==> flow/design.v <==
`timescale 1ns / 1ps
module FreqCounter(
	 input clock,
	 input reset,
	 input IPS_left,
     input IPS_mid,
     input IPS_right,
	 input signalleftred,
	 input signalleftblue,
	 input signalrightred,
	 input signalrightblue,	 
	 output right_red,
	 output left_red,
	 output left_forward,
     output left_backward,
     output right_forward,
     output right_backward,
	 output a, b, c, d, e, f, g,  
     output [3:0]an
    );
parameter countToR = 53711;  
parameter countToL = 53711;  
parameter Delay = 195313;  
reg [15:0] right_red_freq_count;
reg [15:0] left_red_freq_count;
reg [15:0] right_blue_freq_count;
reg [15:0] left_blue_freq_count;
reg [15:0] freq_outR;
reg [15:0] freqHold0R;
reg [15:0] freqHold1R;
reg [15:0] freqHold2R;
reg [15:0] freqHold3R;
reg [15:0] freqHold4R;
reg [15:0] freqHold5R;
reg [15:0] freqHold6R;
reg [15:0] freqHold7R;
reg [15:0] freqHold8R;
reg [15:0] freqHold9R;
reg [15:0] freqHold10R;
reg [15:0] freqHold11R;
reg [15:0] freqHold12R;
reg [15:0] freqHold13R;
reg [15:0] freqHold14R;
reg [15:0] freqHold15R;
reg [15:0] freq_outL;
reg [15:0] freqHold0L;
reg [15:0] freqHold1L;
reg [15:0] freqHold2L;
reg [15:0] freqHold3L;
reg [15:0] freqHold4L;
reg [15:0] freqHold5L;
reg [15:0] freqHold6L;
reg [15:0] freqHold7L;
reg [15:0] freqHold8L;
reg [15:0] freqHold9L;
reg [15:0] freqHold10L;
reg [15:0] freqHold11L;
reg [15:0] freqHold12L;
reg [15:0] freqHold13L;
reg [15:0] freqHold14L;
reg [15:0] freqHold15L;
reg temp_right_red;
reg temp_left_red;
reg [15:0] fcountR;
reg [15:0] fcountL;
reg [10:0] scounterR;
reg [10:0] scounterL;
reg [10:0] dcounter;
reg [10:0] swidthR;
reg [10:0] swidthL;
reg old_sig1;
reg old_sig2;
reg old_sig3;
reg old_sig4;
reg [4:0] debounce_sig1;
reg [4:0] debounce_sig2;
reg [4:0] debounce_sig3;
reg [4:0] debounce_sig4;
reg [2:0] avClkR;
reg [2:0] avClkL;
reg [18:0] freqTempR;
reg [18:0] freqTempL;
reg [3:0]temp_an;
reg [6:0]temp_sseg;
reg [9:0] mcounter;  
reg [9:0] mwidth;    
reg temp_left_forward;       
reg temp_left_backward;      
reg temp_right_forward;
reg temp_right_backward;
reg [2:0] state;
reg [17:0] servodelaycount;
reg incflag;
always @(posedge clock) begin
  if (reset) begin
	fcountR = 16'b0;
	fcountL = 16'b0;
	scounterR = 11'b0;
	scounterL = 11'b0;
	dcounter = 11'b0;
	old_sig1 = 1'b0;
	old_sig2 = 1'b0;
	old_sig3 = 1'b0;
	old_sig4 = 1'b0;
	freq_outR = 16'b0;
	freq_outL = 16'b0;
	right_red_freq_count = 16'b0;
	left_red_freq_count = 16'b0;
	right_blue_freq_count = 16'b0;
	left_blue_freq_count = 16'b0;
	avClkR = 3'b0;
	freqTempR <= 19'b0;
	freqHold0R = 16'b0;
	freqHold1R = 16'b0;
	freqHold2R = 16'b0;
	freqHold3R = 16'b0;
	freqHold4R = 16'b0;
	freqHold5R = 16'b0;
	freqHold6R = 16'b0;
	freqHold7R = 16'b0;
	freqHold8R = 16'b0;
	freqHold9R = 16'b0;
	freqHold10R = 16'b0;
	freqHold11R = 16'b0;
	freqHold12R = 16'b0;
	freqHold13R = 16'b0;
	freqHold14R = 16'b0;
	freqHold15R = 16'b0;
	avClkL = 3'b0;
	freqTempL <= 19'b0;
	freqHold0L = 16'b0;
	freqHold1L = 16'b0;
	freqHold2L = 16'b0;
	freqHold3L = 16'b0;
	freqHold4L = 16'b0;
	freqHold5L = 16'b0;
	freqHold6L = 16'b0;
	freqHold7L = 16'b0;
	freqHold8L = 16'b0;
	freqHold9L = 16'b0;
	freqHold10L = 16'b0;
	freqHold11L = 16'b0;
	freqHold12L = 16'b0;
	freqHold13L = 16'b0;
	freqHold14L = 16'b0;
	freqHold15L = 16'b0;
	debounce_sig1 = 5'b0;
	debounce_sig2 = 5'b0;
	debounce_sig3 = 5'b0;
	debounce_sig4 = 5'b0;
	temp_right_red <= 1'b0;
	temp_left_red <= 1'b0;
  end
  else begin
	fcountR = fcountR + 1;
	fcountL = fcountL + 1;
	scounterR = scounterR + 1;
	scounterL = scounterL + 1;
	dcounter = dcounter + 1;
	debounce_sig1[0] = signalleftred;
	debounce_sig2[0] = signalleftblue;
	debounce_sig3[0] = signalrightred;
	debounce_sig4[0] = signalrightblue;
	debounce_sig1 = debounce_sig1 << 1;
	debounce_sig2 = debounce_sig2 << 1;
	debounce_sig3 = debounce_sig3 << 1;
	debounce_sig4 = debounce_sig4 << 1;
	if ((&debounce_sig1) | (~&debounce_sig1))begin
		if ((signalleftred != old_sig1)) begin
			left_red_freq_count = left_red_freq_count +1;
		end
	end
	if ((&debounce_sig2) | (~&debounce_sig2))begin
        if ((signalleftblue != old_sig2)) begin
            left_blue_freq_count = left_blue_freq_count +1;
        end
    end	
	if ((&debounce_sig3) | (~&debounce_sig3))begin
        if ((signalrightred != old_sig3)) begin
            right_red_freq_count = right_red_freq_count +1;
        end
    end
	if ((&debounce_sig4) | (~&debounce_sig4))begin
        if ((signalrightblue != old_sig4)) begin
            right_blue_freq_count = right_blue_freq_count +1;
        end
    end        
	if (fcountR >= (countToR >> 4)) begin
		freq_outR = right_red_freq_count << 3; 
		freq_outR = right_blue_freq_count << 3; 
		fcountR = 0;
		right_red_freq_count = 0;		
		right_blue_freq_count = 0;
		avClkR = avClkR + 1;
	end
	case (avClkR)
            0 : freqHold0R = freq_outR;
            1 : freqHold1R = freq_outR;
            2 : freqHold2R = freq_outR;
            3 : freqHold3R = freq_outR;
            4 : freqHold4R = freq_outR;
            5 : freqHold5R = freq_outR;
            6 : freqHold6R = freq_outR;
            7 : begin
                    freqHold7R = freq_outR;
                    freqTempR <= freqHold0R + freqHold1R + freqHold2R + freqHold3R +freqHold4R + freqHold5R + freqHold6R + freqHold7R+freqHold8R + freqHold9R + freqHold10R + freqHold11R +freqHold12R + freqHold13R + freqHold14R + freqHold15R;
                 end
          default :;
      endcase
	if (fcountL >= (countToL >> 4)) begin		
		freq_outL = left_red_freq_count << 3; 
		freq_outL = left_blue_freq_count << 3; 
		fcountL = 0;		
		left_red_freq_count = 0;		
		left_blue_freq_count = 0;
		avClkL = avClkL + 1;
	end
    case (avClkL)
		0 : freqHold0L = freq_outL;
		1 : freqHold1L = freq_outL;
		2 : freqHold2L = freq_outL;
		3 : freqHold3L = freq_outL;
		4 : freqHold4L = freq_outL;
		5 : freqHold5L = freq_outL;
		6 : freqHold6L = freq_outL;
		7 : begin
				freqHold7L = freq_outL;
				freqTempL <= freqHold0L + freqHold1L + freqHold2L + freqHold3L +freqHold4L + freqHold5L + freqHold6L + freqHold7L + freqHold8L + freqHold9L + freqHold10L + freqHold11L +freqHold12L + freqHold13L + freqHold14L + freqHold15L;
			 end
		default :;
	endcase
	old_sig1 = signalleftred;
	old_sig2 = signalleftblue;
	old_sig3 = signalrightred;
	old_sig4 = signalrightblue;
	freqHold8R = freqHold0R;
	freqHold9R = freqHold1R;
	freqHold10R = freqHold2R;
	freqHold11R = freqHold3R;
	freqHold12R = freqHold4R;
	freqHold13R = freqHold5R;
	freqHold14R = freqHold6R;
	freqHold15R = freqHold7R;
    freqHold8L = freqHold0L;
    freqHold9L = freqHold1L;
    freqHold10L = freqHold2L;
    freqHold11L = freqHold3L;
    freqHold12L = freqHold4L;
    freqHold13L = freqHold5L;
    freqHold14L = freqHold6L;
    freqHold15L = freqHold7L;
    if (scounterR < swidthR) begin        
        temp_right_red <= 1;
    end
    else begin
        temp_right_red <= 0;
    end
    if (scounterL < swidthL) begin        
        temp_left_red <= 1;
    end
    else begin
        temp_left_red <= 0;
    end
  end
end
    always @ (posedge clock) begin
      if (reset) begin
        mcounter = 10'b0;
        temp_left_forward <= 1'b0;
        temp_left_backward <= 1'b0;
        temp_right_forward <= 1'b0;
        temp_right_backward <= 1'b0;
      end
      else begin
        mcounter = mcounter + 1;   
        if (IPS_left == 1 && IPS_mid == 1 && IPS_right == 0) begin              
            temp_left_backward <= 0;
            temp_right_forward <= 0;            
            if (mcounter < mwidth) begin
                temp_left_forward <= 1;
                temp_right_backward <= 1;
              end 
            else begin
                temp_left_forward <= 0;
                temp_right_backward <= 0;
              end            
        end
        if (IPS_left == 1 && IPS_mid == 0 && IPS_right == 1) begin              
            temp_left_backward <= 0;
            temp_right_backward <= 0;            
            if (mcounter < mwidth) begin
                temp_left_forward <= 1;
                temp_right_forward <= 1;
              end 
            else begin
                temp_left_forward <= 0;
                temp_right_forward <= 0;
              end            
        end
        if (IPS_left == 1 && IPS_mid == 0 && IPS_right == 0) begin              
            temp_left_backward <= 0;
            temp_right_forward <= 0;            
            temp_right_backward <= 0;
            if (mcounter < mwidth) begin
                temp_left_forward <= 1;                
              end 
            else begin
                temp_left_forward <= 0;                
              end            
        end 
        if (IPS_left == 0 && IPS_mid == 1 && IPS_right == 1) begin              
            temp_left_forward <= 0;
            temp_right_backward <= 0;            
            if (mcounter < mwidth) begin
                temp_left_backward <= 1;
                temp_right_forward <= 1;
              end 
            else begin
                temp_left_backward <= 0;
                temp_right_forward <= 0;
              end            
        end          
        if (IPS_left == 0 && IPS_mid == 0 && IPS_right == 1) begin              
            temp_left_forward <= 0;
            temp_left_backward <= 0;                        
            temp_right_backward <= 0;
            if (mcounter < mwidth) begin
                temp_right_forward <= 1;                
              end 
            else begin
                temp_right_forward <= 0;                
              end            
        end 
      end
    end
    always @ (*) begin
         if (IPS_left == 0 || IPS_mid == 0 || IPS_right == 0) begin   
             mwidth = 10'd1023;
         end
         else begin               
             mwidth = 10'd0;      
         end
       end
       always @(posedge clock) begin
          if (reset) begin
            swidthR <= 11'd220;
            swidthL <= 11'd59;
            state = 3'b000;
            servodelaycount = 18'b0;
            incflag = 1'b0;
          end
          else begin
            servodelaycount = servodelaycount + 1;
            case(state)
                3'b000: begin
                    incflag = 0;
                    if (((freqTempR >> 4) >= 250)) begin
                        state = 3'b100;
                    end
                    if (((freqTempL >> 4) >= 250)) begin
                        state = 3'b101;
                    end
                end    
                3'b001: begin 
                    if (incflag == 0) begin
                        swidthR <= swidthR - 11'd54;
                        incflag = 1;
                    end
                    if (servodelaycount>=Delay)begin
                        swidthL <= swidthL + 11'd54;
                        state = 3'b011;
                    end
                end
                3'b010: begin
                    if (incflag == 0) begin
                        swidthL <= swidthL + 11'd54;
                        incflag = 1;
                    end
                    if (servodelaycount>=Delay)begin
                        swidthR <= swidthR - 11'd54;
                        state = 3'b011;
                    end
                end
                3'b011: begin
                    servodelaycount = 0;
                    state = 3'b000;
                end 
                3'b100: begin
                    servodelaycount = 0;
                    state = 3'b001;
                end  
                3'b101: begin
                    servodelaycount = 0;
                    state = 3'b010;
                end           
           endcase
          end
       end
always @ (*) begin      
     case(dcounter[10:9])               
               2'b00 :   
                begin                 
                 temp_an = 4'b1110;
                  if (((freqTempR >> 4) >= 250) || ((freqTempL >> 4) >= 250)) begin
                    temp_sseg = 7'b1000110;   
                  end
                  else begin
                    temp_sseg = 7'b1111111;   
                  end
                end
              2'b01:   
                begin
                temp_an = 4'b1101;
                    if ((((freqTempR >> 4) < 250) &&  ((freqTempR >> 4) > 25)) || (((freqTempL >> 4) < 250) && ((freqTempL >> 4) > 25))) begin
                        temp_sseg = 7'b0001110;  
                    end 
                    else begin
                        temp_sseg = 7'b1111111;  
                    end
                end 
               2'b10:   
                begin
                 temp_an = 4'b1011;
                 temp_sseg = 7'b1111111;    
                end
               2'b11:   
                begin
                 temp_an = 4'b0111;                 
                 temp_sseg = 7'b1111111;   
                end
    endcase
end
  assign right_red = temp_right_red;
  assign left_red = temp_left_red;
  assign an = temp_an;
  assign {g, f, e, d, c, b, a} = temp_sseg;
  assign left_forward = temp_left_forward;
  assign left_backward = temp_left_backward;
  assign right_forward = temp_right_forward;        
  assign right_backward = temp_right_backward;
endmodule
From RTL to reports: FreqCounter. Tool output for the design above, in the order of the flow. Lines are those of the file above, counted from 1. Operators: Yosys type, input widths -> output width; for muxes data width and select width s. A cell with n/a has no value.

Design top: FreqCounter. Clock: clock. Cell library: sky130hd. Corner: tt_025C_1v80.

Elaborated design. Yosys after proc, flatten, opt, wreduce and memory -nomap, before mapping. Memory bits, and registers merged into a memory's read port (data or address), are not among the register bits. Print and check cells are not counted.

The figure for register bits after elaboration is 491. Under elaborated cells stands 241. Latch bits: 0. For bits in writable memories the number is 0. Output and inout port bits: 17. The entry for clocked read ports x word width reads 0. Input port bits: 9. For memory bits (read-only) the number is 0. The entry for memory cells reads 0.

Bitwise operators: 3. The entry for shift operators reads 0. Equality and inequality tests: 30. The figure for multiplexer cells is 56. The entry for reduce/logical cells reads 52. The entry for $lt $le $gt $ge reads 12. The figure for add/sub/neg operators is 43. The entry for multipliers reads 0. Under divide/modulo/power cells stands 0.

Operators with widths (count): $add 19x16->19 (24); $mux 16 (20); $reduce_or 7->1 (16); $add 16x1->16 const B (4); $pmux 11 s2 (2); $mux 11 (4); $add 18x16->19 (2); $add 17x16->18 (2); $add 16x16->17 (2); $add 11x1->11 const B (3); $ge 16x12->1 const B (2); $gt 15x5->1 const B (2); $ge 15x8->1 const B (2); $lt 15x8->1 const B (2); $eq 3x3->1 const B (10); $mux 13 (2); $lt 11x11->1 (2); $pmux 7 s3 (1); $mux 3 (7); $add 18x1->18 const B (1); $ge 18x18->1 const B (1); $eq 3x2->1 const B (6); $pmux 4 s4 (1); $pmux 3 s5 (1); $mux 1 (14); $logic_and 1x1->1 (11); $add 11x6->11 const B (1); $sub 11x6->11 const B (1).

Other operator kinds: 27; their cells: 50.

Longest topological paths. Longest topological path by Yosys (ltp), each cell counted once; first at word level (registers and memories cut), then after technology mapping (sequential cells cut; the memories' decode and read muxes count).

The entry for word-level depth reads 15. The figure for ABC_AREA is 0. The entry for mapped depth reads 28. Under mapped depth without buffers stands 25.

Synthesis result. Yosys stat after the flow's synthesis: flattened, memories mapped to cells. It holds for the ABC_AREA given above (unset counts as 0); a run with the other value may have another netlist.

Cells by type: sky130_fd_sc_hd__dfxtp_1 (count 476, total area 9.53E+03 um2); sky130_fd_sc_hd__fa_1 (count 220, total area 4.4E+03 um2); sky130_fd_sc_hd__mux2i_1 (count 115, total area 1.15E+03 um2); sky130_fd_sc_hd__inv_1 (count 276, total area 1.04E+03 um2); sky130_fd_sc_hd__nor2_1 (count 276, total area 1.04E+03 um2); sky130_fd_sc_hd__nand2_1 (count 241, total area 904.618 um2); sky130_fd_sc_hd__ha_1 (count 70, total area 875.84 um2); sky130_fd_sc_hd__xnor2_1 (count 75, total area 656.88 um2); sky130_fd_sc_hd__nand3_1 (count 125, total area 625.6 um2); sky130_fd_sc_hd__o22ai_1 (count 100, total area 625.6 um2); sky130_fd_sc_hd__a21oi_1 (count 123, total area 615.59 um2); sky130_fd_sc_hd__xor2_1 (count 50, total area 437.92 um2); sky130_fd_sc_hd__clkbuf_1 (count 85, total area 319.056 um2); sky130_fd_sc_hd__and3_1 (count 50, total area 312.8 um2); sky130_fd_sc_hd__and2_1 (count 47, total area 294.032 um2); sky130_fd_sc_hd__o21ai_0 (count 45, total area 225.216 um2); sky130_fd_sc_hd__o21ai_1 (count 36, total area 180.173 um2); sky130_fd_sc_hd__mux2_2 (count 14, total area 157.651 um2).

Not listed: further types 69, cells in them 343.

The entry for cells in the netlist reads 2767. Under flip-flop cells stands 476. Under buffer cells stands 135. The entry for cell area after synthesis reads 26018.7 um2. Under area of sequential cells stands 9529.1 um2.

Worst setup path after synthesis. Source: OpenSTA report_checks on the synthesized netlist (no wires, ideal clock, input and output delay 20% of the period each), path of least setup slack; recovery checks are left aside. Register names are those of the netlist, which keeps one name where synthesis merged equal registers.

Path kind: in2reg. Start point: input port signalrightblue. End point: register freqTempR[18]. The figure for delay of the path is 5.182 ns. Path slack: 2.818 ns. For period the number is 10.0 ns. The entry for stages on the path reads 22. Buffers on the path: 0. The entry for external input delay reads 2.000 ns. Under arrival stands 7.056 ns. The entry for setup time reads 0.126 ns. The entry for data required time reads 9.874 ns. The figure for launch time at the first pin is 2.000 ns. For synthesis period reached the number is 7.182 ns.

"delay of the path" is the arrival time less input delay plus setup time. "stages on the path" counts driving pins, that of a launching flip-flop among them; a cell with two outputs on the path counts twice. "synthesis period reached" = period - worst setup slack (recovery checks aside). The figure is calculated, with input and output delays left at 20% of the set period. Between the ends stands the longest chain of elaborated cells between them, by number of cells; it is not shown to be the way that was timed. Of several equally long chains one is given. A line is the first line of the expression or statement that the cell stems from. Yosys adds cells for indexed reads and writes and turns some case tables into memories.

Path through: sky130_fd_sc_hd__xor2_1 -> sky130_fd_sc_hd__nand4_1 -> sky130_fd_sc_hd__nor2b_1 -> sky130_fd_sc_hd__nand2_1 -> sky130_fd_sc_hd__xor2_1 -> sky130_fd_sc_hd__o21ai_1 -> sky130_fd_sc_hd__o21ai_1 -> sky130_fd_sc_hd__inv_2 -> sky130_fd_sc_hd__fa_1 -> sky130_fd_sc_hd__inv_1 -> sky130_fd_sc_hd__fa_1 -> sky130_fd_sc_hd__fa_1 -> sky130_fd_sc_hd__fa_1 -> sky130_fd_sc_hd__inv_1 -> sky130_fd_sc_hd__ha_1 -> sky130_fd_sc_hd__a21o_1 -> sky130_fd_sc_hd__o31ai_1 -> sky130_fd_sc_hd__o31ai_1 -> sky130_fd_sc_hd__a2111o_1 -> sky130_fd_sc_hd__a31oi_1 -> sky130_fd_sc_hd__xnor2_1 -> sky130_fd_sc_hd__a21oi_1. Length of the longest elaborated chain: 13. The entry for elaborated cells on any way between the ends reads 13. RTL lines with such cells: 4. Classes of those cells: add/sub (9); eq/ne (1); mux (3).

Ends and longest elaborated chain, after synthesis: start: declaration (line 11) `input signalrightblue,`; $ne 1x1->1 (line 184) `if ((signalrightblue != old_sig4)) begin`; $mux 13 (line 184); $mux 16 (line 188) `if (fcountR >= (countToR >> 4)) begin`; $mux 16 (line 95) `if (reset) begin`; $add 19x16->19 (9 in a row) (line 206) `freqTempR <= freqHold0R + freqHold1R + freqHold2R + freqHold3R +freqHold4R + freqHold5R + freqHold6R + freqHol ...`; end: assignment (line 112) `freqTempR <= 19'b0;`; end: assignment (line 206); end: declaration (line 81) `reg [18:0] freqTempR;`.

Timing after layout. From the final timing report of entry A: the path of least setup slack in the routed layout; clock arrival at registers is part of the times.

Path kind: reg2reg. Start point: register fcountL[5]. End point: register freqTempL[17]. The entry for setup time reads 0.07 ns. The figure for launch time at the first pin is 0.61 ns. The entry for data required time reads 5.22 ns. Under arrival stands 6.91 ns. Buffers on the path: 3. The entry for stages on the path reads 25. For period the number is 4.68 ns. Path slack: -1.69 ns.

Between the ends stands the longest chain of elaborated cells between them, by number of cells; it is not shown to be the way that was timed. Of several equally long chains one is given. At most two assigning lines are given for a register; there are more.

Path through: sky130_fd_sc_hd__dfxtp_1 -> sky130_fd_sc_hd__and4_1 -> sky130_fd_sc_hd__buf_4 -> sky130_fd_sc_hd__and3_1 -> sky130_fd_sc_hd__and4_1 -> sky130_fd_sc_hd__or3_4 -> sky130_fd_sc_hd__a2bb2oi_4 -> sky130_fd_sc_hd__buf_4 -> sky130_fd_sc_hd__buf_6 -> sky130_fd_sc_hd__mux2_4 -> sky130_fd_sc_hd__fa_1 -> sky130_fd_sc_hd__inv_1 -> sky130_fd_sc_hd__fa_1 -> sky130_fd_sc_hd__fa_1 -> sky130_fd_sc_hd__inv_1 -> sky130_fd_sc_hd__fa_1 -> sky130_fd_sc_hd__ha_4 -> sky130_fd_sc_hd__o21ai_2 -> sky130_fd_sc_hd__a21oi_4 -> sky130_fd_sc_hd__o211ai_1 -> sky130_fd_sc_hd__nand2_1 -> sky130_fd_sc_hd__a221o_1 -> sky130_fd_sc_hd__or4_1 -> sky130_fd_sc_hd__a41o_1 -> sky130_fd_sc_hd__a21oi_1. Length of the longest elaborated chain: 13. The entry for elaborated cells on any way between the ends reads 16. RTL lines with such cells: 5. Classes of those cells: add/sub (10); compare (1); eq/ne (1); mux (4).

Ends and longest elaborated chain, post-layout: start: declaration (line 65) `reg [15:0] fcountL;`; start: assignment (line 97) `fcountL = 16'b0;`; start: assignment (line 156) `fcountL = fcountL + 1;`; $add 16x1->16 (line 156); $ge 16x12->1 (line 210) `if (fcountL >= (countToL >> 4)) begin`; $mux 16 (line 210); $mux 16 (line 95) `if (reset) begin`; $add 19x16->19 (9 in a row) (line 228) `freqTempL <= freqHold0L + freqHold1L + freqHold2L + freqHold3L +freqHold4L + freqHold5L + freqHold6L + freqHol ...`; end: assignment (line 130) `freqTempL <= 19'b0;`; end: assignment (line 228); end: declaration (line 82) `reg [18:0] freqTempL;`.

Data sheet: physical implementation of FreqCounter

Design FreqCounter on sky130hd. What follows are 4 stored runs of the flow, each under its own settings; their order means nothing. The constraints put input and output delay at 20% of the set period each and load the outputs with 0.01 pF. By "achieved clock period" is meant the clock period of the run minus its worst setup slack. This is arithmetic on one report: input and output delays are still those of the set period (20% each).

Files of entry A:
==> flow/run.sh <==
#!/bin/bash
# the make line also repeats the synthesis and layout settings of config.mk as NAME=value (left out here)
make -C /OpenROAD-flow-scripts/flow DESIGN_CONFIG=/design/flow/config.mk WORK_HOME=/design/flow/orfs CLKGATE_MAP_FILE= finish
==> flow/config.mk <==
export PLATFORM = sky130hd
export DESIGN_NAME = FreqCounter
export DESIGN_NICKNAME = FreqCounter
export VERILOG_FILES = /design/flow/design.v
export SDC_FILE = /design/flow/constraint.sdc
export NUM_CORES = 4
export LEC_CHECK = 0
export CAP_MARGIN = 20
export CELL_PAD_IN_SITES_DETAIL_PLACEMENT = 1
export CORE_MARGIN = 2
export CORE_UTILIZATION = 18
export GPL_ROUTABILITY_DRIVEN = 1
export PLACE_DENSITY_LB_ADDON = 0.26
export SLEW_MARGIN = 20
==> flow/constraint.sdc <==
create_clock -name core_clock -period 4.68 [get_ports {clock}]
set_input_delay 0.9360 -clock core_clock [delete_from_list [all_inputs] [get_ports {clock}]]
set_output_delay 0.9360 -clock core_clock [all_outputs]
set_load 0.01 [all_outputs]

Results of entry A. The measured mapped cell area after synthesis is 26018.7 um2. The full die area stands at 147606.0 um2. The standard-cell area after layout stands at 32919.1 um2. The setup slack of the worst path comes to -1.690 ns. The achieved clock period is 6.370 ns.

Files of entry B:
==> flow/run.sh <==
#!/bin/bash
# the make line also repeats the synthesis and layout settings of config.mk as NAME=value (left out here)
make -C /OpenROAD-flow-scripts/flow DESIGN_CONFIG=/design/flow/config.mk WORK_HOME=/design/flow/orfs CLKGATE_MAP_FILE= finish
==> flow/config.mk <==
export PLATFORM = sky130hd
export DESIGN_NAME = FreqCounter
export DESIGN_NICKNAME = FreqCounter
export VERILOG_FILES = /design/flow/design.v
export SDC_FILE = /design/flow/constraint.sdc
export NUM_CORES = 4
export LEC_CHECK = 0
export CAP_MARGIN = 20
export CORE_MARGIN = 10
export CORE_UTILIZATION = 40
export MIN_ROUTING_LAYER = met2
export SLEW_MARGIN = 20
export TNS_END_PERCENT = 40
==> flow/constraint.sdc <==
create_clock -name core_clock -period 6.74 [get_ports {clock}]
set_input_delay 1.3480 -clock core_clock [delete_from_list [all_inputs] [get_ports {clock}]]
set_output_delay 1.3480 -clock core_clock [all_outputs]
set_load 0.01 [all_outputs]

Results of entry B. The measured mapped cell area after synthesis is 26018.7 um2. The full die area stands at 75647.0 um2. The standard-cell area after layout stands at 30271.5 um2. The setup slack of the worst path comes to 0.091 ns. The achieved clock period is 6.649 ns.

Files of entry C:
==> flow/run.sh <==
#!/bin/bash
# the make line also repeats the synthesis and layout settings of config.mk as NAME=value (left out here)
make -C /OpenROAD-flow-scripts/flow DESIGN_CONFIG=/design/flow/config.mk WORK_HOME=/design/flow/orfs CLKGATE_MAP_FILE= finish
==> flow/config.mk <==
export PLATFORM = sky130hd
export DESIGN_NAME = FreqCounter
export DESIGN_NICKNAME = FreqCounter
export VERILOG_FILES = /design/flow/design.v
export SDC_FILE = /design/flow/constraint.sdc
export NUM_CORES = 4
export LEC_CHECK = 0
export CAP_MARGIN = 20
export CORE_ASPECT_RATIO = 1.01
export CORE_MARGIN = 2
export CORE_UTILIZATION = 68
export CTS_CLUSTER_SIZE = 90
export GPL_ROUTABILITY_DRIVEN = 0
export HOLD_SLACK_MARGIN = 0.05
export MAX_ROUTING_LAYER = met4
export PLACE_DENSITY_LB_ADDON = 0.01
export SETUP_SLACK_MARGIN = 1.54
export SLEW_MARGIN = 25
export TNS_END_PERCENT = 10
==> flow/constraint.sdc <==
create_clock -name core_clock -period 5.5 [get_ports {clock}]
set_input_delay 1.1000 -clock core_clock [delete_from_list [all_inputs] [get_ports {clock}]]
set_output_delay 1.1000 -clock core_clock [all_outputs]
set_load 0.01 [all_outputs]

Results of entry C. The measured mapped cell area after synthesis is 26018.7 um2. The full die area stands at 39844.2 um2. The standard-cell area after layout stands at 30295.3 um2. The setup slack of the worst path comes to -0.842 ns. The achieved clock period is 6.342 ns.

Files of entry D:
==> flow/run.sh <==
#!/bin/bash
# the make line also repeats the synthesis and layout settings of config.mk as NAME=value (left out here)
make -C /OpenROAD-flow-scripts/flow DESIGN_CONFIG=/design/flow/config.mk WORK_HOME=/design/flow/orfs CLKGATE_MAP_FILE= finish
==> flow/config.mk <==
export PLATFORM = sky130hd
export DESIGN_NAME = FreqCounter
export DESIGN_NICKNAME = FreqCounter
export VERILOG_FILES = /design/flow/design.v
export SDC_FILE = /design/flow/constraint.sdc
export NUM_CORES = 4
export LEC_CHECK = 0
export CAP_MARGIN = 15
export CELL_PAD_IN_SITES_DETAIL_PLACEMENT = 1
export CORE_MARGIN = 7
export CORE_UTILIZATION = 43
export CTS_CLUSTER_DIAMETER = 276
export CTS_CLUSTER_SIZE = 39
export GPL_TIMING_DRIVEN = 0
export HOLD_SLACK_MARGIN = 0.16
export MIN_ROUTING_LAYER = met2
export SETUP_SLACK_MARGIN = 0.32
export SLEW_MARGIN = 20
export TNS_END_PERCENT = 75
==> flow/constraint.sdc <==
create_clock -name core_clock -period 9.32 [get_ports {clock}]
set_input_delay 1.8640 -clock core_clock [delete_from_list [all_inputs] [get_ports {clock}]]
set_output_delay 1.8640 -clock core_clock [all_outputs]
set_load 0.01 [all_outputs]

Results of entry D. The measured mapped cell area after synthesis is 26018.7 um2. The full die area stands at 67592.2 um2. The standard-cell area after layout stands at 27719.1 um2. The setup slack of the worst path comes to 0.714 ns. The achieved clock period is 8.606 ns.
